==> flow/design.v <==
`timescale 1ns / 1ps
module get_conv_target_angle(
input signed [19:0] target_angle,
output reg signed [19:0] target_angle_conv,
output reg [2:0] quadrant_loc
    );
  always@(*)
    begin
        if ((target_angle >{16'd90,4'd0}) && (target_angle <= {16'd180,4'd0})) target_angle_conv = target_angle - {16'd90,4'd0};
        else if ((target_angle >{16'd180,4'd0}) && (target_angle <= {16'd270,4'd0})) target_angle_conv = target_angle - {16'd180,4'd0};
        else if ((target_angle > {16'd270,4'd0}) && (target_angle <= {16'd360,4'd0})) target_angle_conv = target_angle - {16'd360,4'd0};
        else target_angle_conv = target_angle;
    end 
  always@(*)
    begin
        if ((target_angle >{16'd90,4'd0}) && (target_angle <= {16'd180,4'd0})) quadrant_loc = 3'd2;
        else if ((target_angle >{16'd180,4'd0}) && (target_angle <= {16'd270,4'd0})) quadrant_loc = 3'd3;
        else if ((target_angle > {16'd270,4'd0}) && (target_angle <= {16'd360,4'd0})) quadrant_loc = 3'd4;
        else quadrant_loc = 3'd1;
    end    
endmodule
`timescale 1ns / 1ps
module output_mapping(
input signed [19:0] x, 
input signed [19:0] y,
input [2:0] quadrant_loc,
output reg signed [19:0] x_res,
output reg signed [19:0] y_res
    );
always@(*)
    begin
        if (quadrant_loc == 3'd2) x_res = -y;
        else if (quadrant_loc == 3'd3) x_res = -x;
        else  x_res = x; 
    end
 always@(*)
   begin
     if (quadrant_loc == 3'd2)       y_res = x;
     else if (quadrant_loc == 3'd3)  y_res = -y;
     else                            y_res = y; 
   end
endmodule
`timescale 1ns / 1ps
module cordic_sin_cos(clk,rst,target_angle,x_res,y_res);
 input clk,rst;   
 input signed [19:0] target_angle;    
 output reg signed [19:0] x_res;  
 output reg signed [19:0] y_res;  
 wire signed [19:0] x_res_comb;  
 wire signed [19:0] y_res_comb;  
 reg signed [19:0] x [9:0];   
 reg signed [19:0] y [9:0];   
 wire signed[19:0] arc_tan [8:0];   
 reg  signed[19:0] z[8:0];   
 reg  d[8:0];  
 wire signed [19:0] target_angle_conv;   
 wire [2:0] quadrant_loc;  
 assign arc_tan[0] = {{6{1'b0}},10'b0000101101,4'b0000};    
 assign arc_tan[1] = {{6{1'b0}},10'b0000011010,4'b1001};    
 assign arc_tan[2] = {{6{1'b0}},10'b0000001110,4'b0000};    
 assign arc_tan[3] = {{6{1'b0}},10'b0000000111,4'b0010};    
 assign arc_tan[4] = {{6{1'b0}},10'b0000000011,4'b1001};    
 assign arc_tan[5] = {{6{1'b0}},10'b0000000001,4'b1100};    
 assign arc_tan[6] = {{6{1'b0}},10'b0000000000,4'b1110};    
 assign arc_tan[7] = {{6{1'b0}},10'b0000000000,4'b0111};    
 assign arc_tan[8] = {{6{1'b0}},10'b0000000000,4'b0011};    
 get_conv_target_angle conv_angle(.target_angle(target_angle),.target_angle_conv(target_angle_conv),.quadrant_loc(quadrant_loc));
 output_mapping out_map(.x(x[9][19:0]),.y(y[9][19:0]),.quadrant_loc(quadrant_loc),.x_res(x_res_comb),.y_res(y_res_comb));
 always@(posedge clk)
  begin
    if (rst == 0)
       begin
         x_res [19:0]     <= 20'b0;
         y_res [19:0]     <= 20'b0;  
       end 
    else 
       begin
         x_res [19:0] <= x_res_comb;
         y_res [19:0] <= y_res_comb;
       end
  end
 always@(*)
   begin
      x[0] = 20'b00001001101101110001;  
      y[0] = 20'b00000000000000000000;  
      z[0] = target_angle_conv;  
      d[0] = (z[0][19] == 0) ? 1 : 0;   
   end
 always@(*)
   begin
     x[1] = (d[0] == 1) ? (x[0] - y[0]) : (x[0]+y[0]);
     y[1] = (d[0] == 1) ? (y[0] + x[0]) : (y[0]-x[0]);
     z[1] = (d[0] == 1) ? (z[0] - arc_tan[0]) : (z[0]+arc_tan[0]);
     d[1] = (z[1][19] == 0) ? 1 : 0;
     x[2] = (d[1] == 1) ? (x[1] - (y[1]>>>1)) : (x[1]+(y[1]>>>1));
     y[2] = (d[1] == 1) ? (y[1] + (x[1]>>>1)) : (y[1]-(x[1]>>>1));
     z[2] = (d[1] == 1) ? (z[1] - arc_tan[1]) : (z[1]+arc_tan[1]);
     d[2] = (z[2][19] == 0) ? 1 : 0;   
     x[3] = (d[2] == 1) ? (x[2] - (y[2]>>>2)) : (x[2]+(y[2]>>>2));
     y[3] = (d[2] == 1) ? (y[2] + (x[2]>>>2)) : (y[2]-(x[2]>>>2));
     z[3] = (d[2] == 1) ? (z[2] - arc_tan[2]) : (z[2]+arc_tan[2]);
     d[3] = (z[3][19] == 0) ? 1 : 0; 
     x[4] = (d[3] == 1) ? (x[3] - (y[3]>>>3)) : (x[3]+(y[3]>>>3));
     y[4] = (d[3] == 1) ? (y[3] + (x[3]>>>3)) : (y[3]-(x[3]>>>3));
     z[4] = (d[3] == 1) ? (z[3] - arc_tan[3]) : (z[3]+arc_tan[3]);
     d[4] = (z[4][19] == 0) ? 1 : 0; 
     x[5] = (d[4] == 1) ? (x[4] - (y[4]>>>4)) : (x[4]+(y[4]>>>4));
     y[5] = (d[4] == 1) ? (y[4] + (x[4]>>>4)) : (y[4]-(x[4]>>>4));
     z[5] = (d[4] == 1) ? (z[4] - arc_tan[4]) : (z[4]+arc_tan[4]);
     d[5] = (z[5][19] == 0) ? 1 : 0; 
     x[6] = (d[5] == 1) ? (x[5] - (y[5]>>>5)) : (x[5]+(y[5]>>>5));
     y[6] = (d[5] == 1) ? (y[5] + (x[5]>>>5)) : (y[5]-(x[5]>>>5));
     z[6] = (d[5] == 1) ? (z[5] - arc_tan[5]) : (z[5]+arc_tan[5]);
     d[6] = (z[6][19] == 0) ? 1 : 0; 
     x[7] = (d[6] == 1) ? (x[6] - (y[6]>>>6)) : (x[6]+(y[6]>>>6));
     y[7] = (d[6] == 1) ? (y[6] + (x[6]>>>6)) : (y[6]-(x[6]>>>6));
     z[7] = (d[6] == 1) ? (z[6] - arc_tan[6]) : (z[6]+arc_tan[6]);
     d[7] = (z[7][19] == 0) ? 1 : 0; 
     x[8] = (d[7] == 1) ? (x[7] - (y[7]>>>7)) : (x[7]+(y[7]>>>7));
     y[8] = (d[7] == 1) ? (y[7] + (x[7]>>>7)) : (y[7]-(x[7]>>>7));
     z[8] = (d[7] == 1) ? (z[7] - arc_tan[7]) : (z[7]+arc_tan[7]);
     d[8] = (z[8][19] == 0) ? 1 : 0; 
     x[9] = (d[8] == 1) ? (x[8] - (y[8]>>>8)) : (x[8]+(y[8]>>>8));
     y[9] = (d[8] == 1) ? (y[8] + (x[8]>>>8)) : (y[8]-(x[8]>>>8));
     z[9] = (d[8] == 1) ? (z[8] - arc_tan[8]) : (z[8]+arc_tan[8]);
     d[9] = (z[9][19] == 0) ? 1 : 0; 
   end
endmodule
Reports on cordic_sin_cos. Tool output for the design above, in the order of the flow. Line numbers count from 1 in the design file above. Cell names lack the library's common part. The mark n/a stands for no value.

Top: cordic_sin_cos. Clock: clk. Cell library: sky130hd. Timing corner: tt_025C_1v80.

Word-level counts. Counts by Yosys on the flattened word-level netlist (proc, flatten, opt, wreduce). Print and check cells are left out. Cells with the same type and inputs are merged into one.

Under bits in registers stands 40. For input bits the number is 22. For output and inout bits the number is 40. The figure for word-level cells is 110.

Add/subtract/negate cells: 53. For order comparisons the number is 6. For eq/ne operators the number is 2. The figure for multiplexer cells is 44. The entry for reductions and logical operators reads 3.

Operators with widths (count): two-way mux 20 bit (32); subtractor 20 x 11 -> 20 bit with constant B (2); adder 20 x 12 -> 20 bit (2); subtractor 20 x 12 -> 20 bit (2); adder 20 x 13 -> 20 bit (2); subtractor 20 x 13 -> 20 bit (2); less-or-equal comparator 20 x 13 -> 1 bit with constant B (2); adder 20 x 14 -> 20 bit (2); subtractor 20 x 14 -> 20 bit (2); adder 20 x 15 -> 20 bit (2); subtractor 20 x 15 -> 20 bit (2); adder 20 x 16 -> 20 bit (2); subtractor 20 x 16 -> 20 bit (2); adder 20 x 17 -> 20 bit (2); subtractor 20 x 17 -> 20 bit (2); adder 20 x 18 -> 20 bit (2); subtractor 20 x 18 -> 20 bit (2); negation 20 bit (2); adder 17 x 19 -> 20 bit with constant A (1); subtractor 17 x 19 -> 20 bit with constant A (1); adder 20 x 10 -> 20 bit with constant B (1); subtractor 20 x 10 -> 20 bit with constant B (1); adder 20 x 11 -> 20 bit with constant B (1); greater-than comparator 20 x 11 -> 1 bit with constant B (1); subtractor 20 x 12 -> 20 bit with constant B (1); greater-than comparator 20 x 12 -> 1 bit with constant B (1); less-or-equal comparator 20 x 12 -> 1 bit with constant B (1); subtractor 20 x 13 -> 20 bit with constant B (1).

Other operator kinds: 19; their cells: 32.

Logic depth. Yosys ltp: most cells in a row. Word level: on the elaborated netlist, between registers, memories and ports. Mapped: between sequential cells and ports; inverters and the memories' decode and read muxes count.

The entry for depth after elaboration reads 26. For ABC_AREA the number is 0. The figure for gate-level depth with buffers is 152. Under depth with buffers taken out stands 143.

Netlist. The flow's flattened synthesis, as Yosys stat reports it; memories are mapped. The netlist is that of the ABC_AREA named above (0 if unset); the other value can give another one.

Cells by type: ha_1 (count 408, total area 5.1E+03 um^2); xnor2_1 (count 324, total area 2.84E+03 um^2); a21oi_1 (count 288, total area 1.44E+03 um^2); xor2_1 (count 141, total area 1.23E+03 um^2); nor2_1 (count 272, total area 1.02E+03 um^2); o21ai_0 (count 203, total area 1.02E+03 um^2); dfxtp_1 (count 40, total area 800.768 um^2); nand2_1 (count 212, total area 795.763 um^2); inv_1 (count 210, total area 788.256 um^2); a21o_1 (count 104, total area 780.749 um^2); o21bai_1 (count 78, total area 585.562 um^2); o21a_1 (count 71, total area 533.011 um^2); fa_1 (count 19, total area 380.365 um^2); nor3_1 (count 73, total area 365.35 um^2); nor2b_1 (count 57, total area 356.592 um^2); or3_1 (count 44, total area 275.264 um^2); nand2b_1 (count 40, total area 250.24 um^2); nand3_1 (count 42, total area 210.202 um^2).

Not listed: further types 79, cells in them 487.

Under standard cells after synthesis stands 3113. The figure for synthesis area is 22565.4 um^2. Sequential part of the area: 800.8 um^2. The entry for mapped flip-flops reads 40. Buffer cells: 55.

The figures by module come from a second, unflattened synthesis with its own total; it is not the netlist above.

The entry for cells (unflattened synthesis) reads 3291. The figure for area (unflattened synthesis) is 24020.5 um^2.

Each row is one instance without its submodules.

Modules: cordic_sin_cos (instances 1, cells 2911, area 21628.2 um^2, sequential area 800.8 um^2); output_mapping (instances 1, cells 270, area 1606.5 um^2, sequential area 0.0 um^2); (name not given) (instances 1, cells 110, area 785.8 um^2, sequential area 0.0 um^2).

Timing after synthesis. Source: OpenSTA report_checks on the synthesized netlist (no wires, ideal clock, input and output delay 20% of the period each), path of least setup slack; recovery checks are left aside. Register names are those of the netlist, which keeps one name where synthesis merged equal registers.

Path kind: input-to-reg. From: input port (name not given). To: register x_res[18]. The entry for clock period reads 35.0 ns. The figure for input delay is 7.000 ns. The figure for library setup time is 0.121 ns. Launch time at the first pin: 7.000 ns. For arrival time the number is 34.102 ns. Under required time stands 34.879 ns. Setup slack: 0.777 ns. The entry for delay of the path reads 27.223 ns. Under stages on the path stands 129. Under buffers on the path stands 12. The figure for synthesis period reached is 34.223 ns.

"delay of the path" = arrival - input delay + setup time. "stages on the path": output pins that drive a net of the path, with the launching flip-flop's if there is one; two outputs of one cell count as two. "synthesis period reached" = period - worst setup slack (recovery checks aside). The figure is calculated, with input and output delays left at 20% of the set period. The rows between start and end are the longest chain of elaborated cells between them; the timing report does not say that the signal goes this way. Where chains are equally long, one stands for them. Each line given opens the expression or statement behind the cell; cells for indexed reads and writes are added by Yosys, which also makes memories of some case tables.

Path through: buf_4 or4_4 nor3b_2 o211ai_2 o2111a_1 o21ai_4 clkinv_1 ha_1 a21oi_1 o21bai_1 a21oi_1 o21bai_1 a21oi_1 o21bai_1 a21oi_1 o21bai_1 a21oi_1 o21bai_1 [... 93 more ...] o21ai_0 a21oi_1 o21ai_0 a21oi_1 o21ai_0 a21oi_1 o21ai_0 nand2_1 nor2_1 nor2_1 or4_1 nor3_1 or3b_2 nor3_1 nor3b_1 xnor2_1 a211oi_1 nor2b_1. Length of the longest elaborated chain: 26. Elaborated cells on any way between the ends: 106. Those cells by class: add/sub: 53; compare: 6; eq/ne: 2; mux: 42; reduce/logical: 3.

RTL lines, path post-synthesis: start, declared (line 46); greater-than comparator 20 x 13 -> 1 bit (line 11); logical AND 1 bit (line 11); two-way mux 20 bit (line 11); two-way mux 20 bit (line 10); two-way mux 20 bit (line 9); two-way mux 1 bit (line 87) `d[0] = (z[0][19] == 0) ? 1 : 0;`; two-way mux 20 bit (line 92) `y[1] = (d[0] == 1) ? (y[0] + x[0]) : (y[0]-x[0]);`; [... 12 more ...]; adder 20 x 13 -> 20 bit (line 119) `x[8] = (d[7] == 1) ? (x[7] - (y[7]>>>7)) : (x[7]+(y[7]>>>7));`; two-way mux 20 bit (line 119); adder 20 x 12 -> 20 bit (line 123) `x[9] = (d[8] == 1) ? (x[8] - (y[8]>>>8)) : (x[8]+(y[8]>>>8));`; two-way mux 20 bit (line 123); negation 20 bit (line 33) `else if (quadrant_loc == 3'd3) x_res = -x;`; two-way mux 20 bit (line 33); two-way mux 20 bit (line 32) `if (quadrant_loc == 3'd2) x_res = -y;`; end, assigned (line 73) `x_res [19:0]     <= 20'b0;`; end, assigned (line 78) `x_res [19:0] <= x_res_comb;`; end, declared (line 47) `output reg signed [19:0] x_res;`.

Path in the finished layout. From the final timing report of flow run 2: the path of least setup slack in the routed layout; clock arrival at registers is part of the times.

Path kind: input-to-reg. From: input port (name not given). To: register x_res[19]. The entry for clock period reads 35.0 ns. The figure for input delay is 7.00 ns. The figure for library setup time is 0.06 ns. Launch time at the first pin: 7.00 ns. For arrival time the number is 33.47 ns. Under required time stands 35.22 ns. Setup slack: 1.75 ns. Under stages on the path stands 126. Under buffers on the path stands 4.

The rows between start and end are the longest chain of elaborated cells between them; the timing report does not say that the signal goes this way. Where chains are equally long, one stands for them.

Path through: clkdlybuf4s50_1 or4_4 nor3b_2 o211ai_2 a21o_1 nand2_2 nand2_1 o21ai_0 o21ai_0 ha_1 a21oi_1 o21bai_1 a21oi_1 o21bai_1 a21oi_1 o21bai_1 a21oi_1 o21bai_1 [... 90 more ...] a21oi_1 o21bai_1 a21oi_1 o21bai_1 a21oi_1 o21bai_1 a21oi_1 o21bai_1 a21oi_1 o21bai_1 a21oi_1 o21ai_0 nand3_1 nand2_1 a21o_1 o211a_1 or4_1 nand4_1. Length of the longest elaborated chain: 26. Elaborated cells on any way between the ends: 106. Those cells by class: add/sub: 53; compare: 6; eq/ne: 2; mux: 42; reduce/logical: 3.

RTL lines, path post-layout: start, declared (line 46); greater-than comparator 20 x 13 -> 1 bit (line 11); logical AND 1 bit (line 11); two-way mux 20 bit (line 11); two-way mux 20 bit (line 10); two-way mux 20 bit (line 9); two-way mux 1 bit (line 87) `d[0] = (z[0][19] == 0) ? 1 : 0;`; two-way mux 20 bit (line 92) `y[1] = (d[0] == 1) ? (y[0] + x[0]) : (y[0]-x[0]);`; [... 12 more ...]; adder 20 x 13 -> 20 bit (line 119) `x[8] = (d[7] == 1) ? (x[7] - (y[7]>>>7)) : (x[7]+(y[7]>>>7));`; two-way mux 20 bit (line 119); adder 20 x 12 -> 20 bit (line 123) `x[9] = (d[8] == 1) ? (x[8] - (y[8]>>>8)) : (x[8]+(y[8]>>>8));`; two-way mux 20 bit (line 123); negation 20 bit (line 33) `else if (quadrant_loc == 3'd3) x_res = -x;`; two-way mux 20 bit (line 33); two-way mux 20 bit (line 32) `if (quadrant_loc == 3'd2) x_res = -y;`; end, assigned (line 73) `x_res [19:0]     <= 20'b0;`; end, assigned (line 78) `x_res [19:0] <= x_res_comb;`; end, declared (line 47) `output reg signed [19:0] x_res;`.

Measured data: module cordic_sin_cos, platform sky130hd, 4 stored runs of the flow under differing settings, order arbitrary. Input and output delays are each 20% of the period that was set; the output load is 0.01 pF. "clock period achieved": clock period set for the run, less the worst setup slack. It is reckoned from that one timing run; input and output delays stay at 20% of the period that was set. "worst setup path time": the worst setup path's part of the clock period (all of it between registers, 20% less for each end at a port) less its slack. A launch clock that arrives late makes it longer, a capture clock that arrives late makes it shorter.

Files of flow run 1:
==> flow/run.sh <==
#!/bin/bash
# the make line also repeats the synthesis and layout settings of config.mk as NAME=value (left out here)
make -C /OpenROAD-flow-scripts/flow DESIGN_CONFIG=/design/flow/config.mk WORK_HOME=/design/flow/orfs CLKGATE_MAP_FILE= finish
==> flow/config.mk <==
export PLATFORM = sky130hd
export DESIGN_NAME = cordic_sin_cos
export DESIGN_NICKNAME = cordic_sin_cos
export VERILOG_FILES = /design/flow/design.v
export SDC_FILE = /design/flow/constraint.sdc
export NUM_CORES = 4
export LEC_CHECK = 0
export ABC_AREA = 1
export CAP_MARGIN = 20
export CELL_PAD_IN_SITES_GLOBAL_PLACEMENT = 1
export CORE_MARGIN = 2
export CORE_UTILIZATION = 68
export MAX_ROUTING_LAYER = met5
export PLACE_DENSITY_LB_ADDON = 0.17
export SETUP_SLACK_MARGIN = 1.36
export SLEW_MARGIN = 20
==> flow/constraint.sdc <==
create_clock -name core_clock -period 20.5 [get_ports {clk}]
set_input_delay 4.1000 -clock core_clock [delete_from_list [all_inputs] [get_ports {clk}]]
set_output_delay 4.1000 -clock core_clock [all_outputs]
set_load 0.01 [all_outputs]

Outcome of flow run 1: incomplete, placement halted on FLW-0024.

Files of flow run 2:
==> flow/run.sh <==
#!/bin/bash
# the make line also repeats the synthesis and layout settings of config.mk as NAME=value (left out here)
make -C /OpenROAD-flow-scripts/flow DESIGN_CONFIG=/design/flow/config.mk WORK_HOME=/design/flow/orfs CLKGATE_MAP_FILE= finish
==> flow/config.mk <==
export PLATFORM = sky130hd
export DESIGN_NAME = cordic_sin_cos
export DESIGN_NICKNAME = cordic_sin_cos
export VERILOG_FILES = /design/flow/design.v
export SDC_FILE = /design/flow/constraint.sdc
export NUM_CORES = 4
export LEC_CHECK = 0
export CAP_MARGIN = 25
export CELL_PAD_IN_SITES_GLOBAL_PLACEMENT = 3
export CORE_MARGIN = 2
export CORE_UTILIZATION = 40
export SLEW_MARGIN = 20
==> flow/constraint.sdc <==
create_clock -name core_clock -period 35.0 [get_ports {clk}]
set_input_delay 7.0000 -clock core_clock [delete_from_list [all_inputs] [get_ports {clk}]]
set_output_delay 7.0000 -clock core_clock [all_outputs]
set_load 0.01 [all_outputs]

Results of flow run 2. The setup slack of the worst path comes to 1.751 ns. The area of the synthesized netlist is 22,565.4 um^2. For the area inside the die boundary the run shows 58,329.5 um^2. For the worst setup path time the run shows 26.25 ns. Critical path kind: input-to-reg. For the clock period achieved the run shows 33.249 ns. The worst hold slack after layout is 7.580 ns. The area of the standard cells in the finished layout is 24,752.5 um^2. The utilization after layout stands at 44.2 %. For the setup TNS the run shows 0.000 ns.

Files of flow run 3:
==> flow/run.sh <==
#!/bin/bash
# the make line also repeats the synthesis and layout settings of config.mk as NAME=value (left out here)
make -C /OpenROAD-flow-scripts/flow DESIGN_CONFIG=/design/flow/config.mk WORK_HOME=/design/flow/orfs CLKGATE_MAP_FILE= finish
==> flow/config.mk <==
export PLATFORM = sky130hd
export DESIGN_NAME = cordic_sin_cos
export DESIGN_NICKNAME = cordic_sin_cos
export VERILOG_FILES = /design/flow/design.v
export SDC_FILE = /design/flow/constraint.sdc
export NUM_CORES = 4
export LEC_CHECK = 0
export CAP_MARGIN = 0
export CELL_PAD_IN_SITES_DETAIL_PLACEMENT = 1
export CELL_PAD_IN_SITES_GLOBAL_PLACEMENT = 1
export CORE_MARGIN = 7
export CORE_UTILIZATION = 40
export CTS_CLUSTER_DIAMETER = 350
export CTS_CLUSTER_SIZE = 67
export GPL_ROUTABILITY_DRIVEN = 1
export GPL_TIMING_DRIVEN = 0
export SETUP_SLACK_MARGIN = 5.0
export SLEW_MARGIN = 10
==> flow/constraint.sdc <==
create_clock -name core_clock -period 35.0 [get_ports {clk}]
set_input_delay 7.0000 -clock core_clock [delete_from_list [all_inputs] [get_ports {clk}]]
set_output_delay 7.0000 -clock core_clock [all_outputs]
set_load 0.01 [all_outputs]

Results of flow run 3. The area of the standard cells in the finished layout is 32,954.1 um^2. For the clock period achieved the run shows 30.643 ns. For the setup TNS the run shows 0.000 ns. For the area inside the die boundary the run shows 63,259.8 um^2. The utilization after layout stands at 59.5 %. The area of the synthesized netlist is 22,565.4 um^2. The setup slack of the worst path comes to 4.357 ns. The worst hold slack after layout is 7.596 ns. For the worst setup path time the run shows 23.64 ns. Critical path kind: input-to-reg.

Files of flow run 4:
==> flow/run.sh <==
#!/bin/bash
# the make line also repeats the synthesis and layout settings of config.mk as NAME=value (left out here)
make -C /OpenROAD-flow-scripts/flow DESIGN_CONFIG=/design/flow/config.mk WORK_HOME=/design/flow/orfs CLKGATE_MAP_FILE= finish
==> flow/config.mk <==
export PLATFORM = sky130hd
export DESIGN_NAME = cordic_sin_cos
export DESIGN_NICKNAME = cordic_sin_cos
export VERILOG_FILES = /design/flow/design.v
export SDC_FILE = /design/flow/constraint.sdc
export NUM_CORES = 4
export LEC_CHECK = 0
export CAP_MARGIN = 20
export CELL_PAD_IN_SITES_GLOBAL_PLACEMENT = 0
export CORE_MARGIN = 2
export CORE_UTILIZATION = 72
export GPL_ROUTABILITY_DRIVEN = 1
export GPL_TIMING_DRIVEN = 1
export SETUP_SLACK_MARGIN = 3.55
export SLEW_MARGIN = 35
export TNS_END_PERCENT = 25
==> flow/constraint.sdc <==
create_clock -name core_clock -period 25.7 [get_ports {clk}]
set_input_delay 5.1400 -clock core_clock [delete_from_list [all_inputs] [get_ports {clk}]]
set_output_delay 5.1400 -clock core_clock [all_outputs]
set_load 0.01 [all_outputs]

Outcome of flow run 4: incomplete, placement halted on DPL-0038.
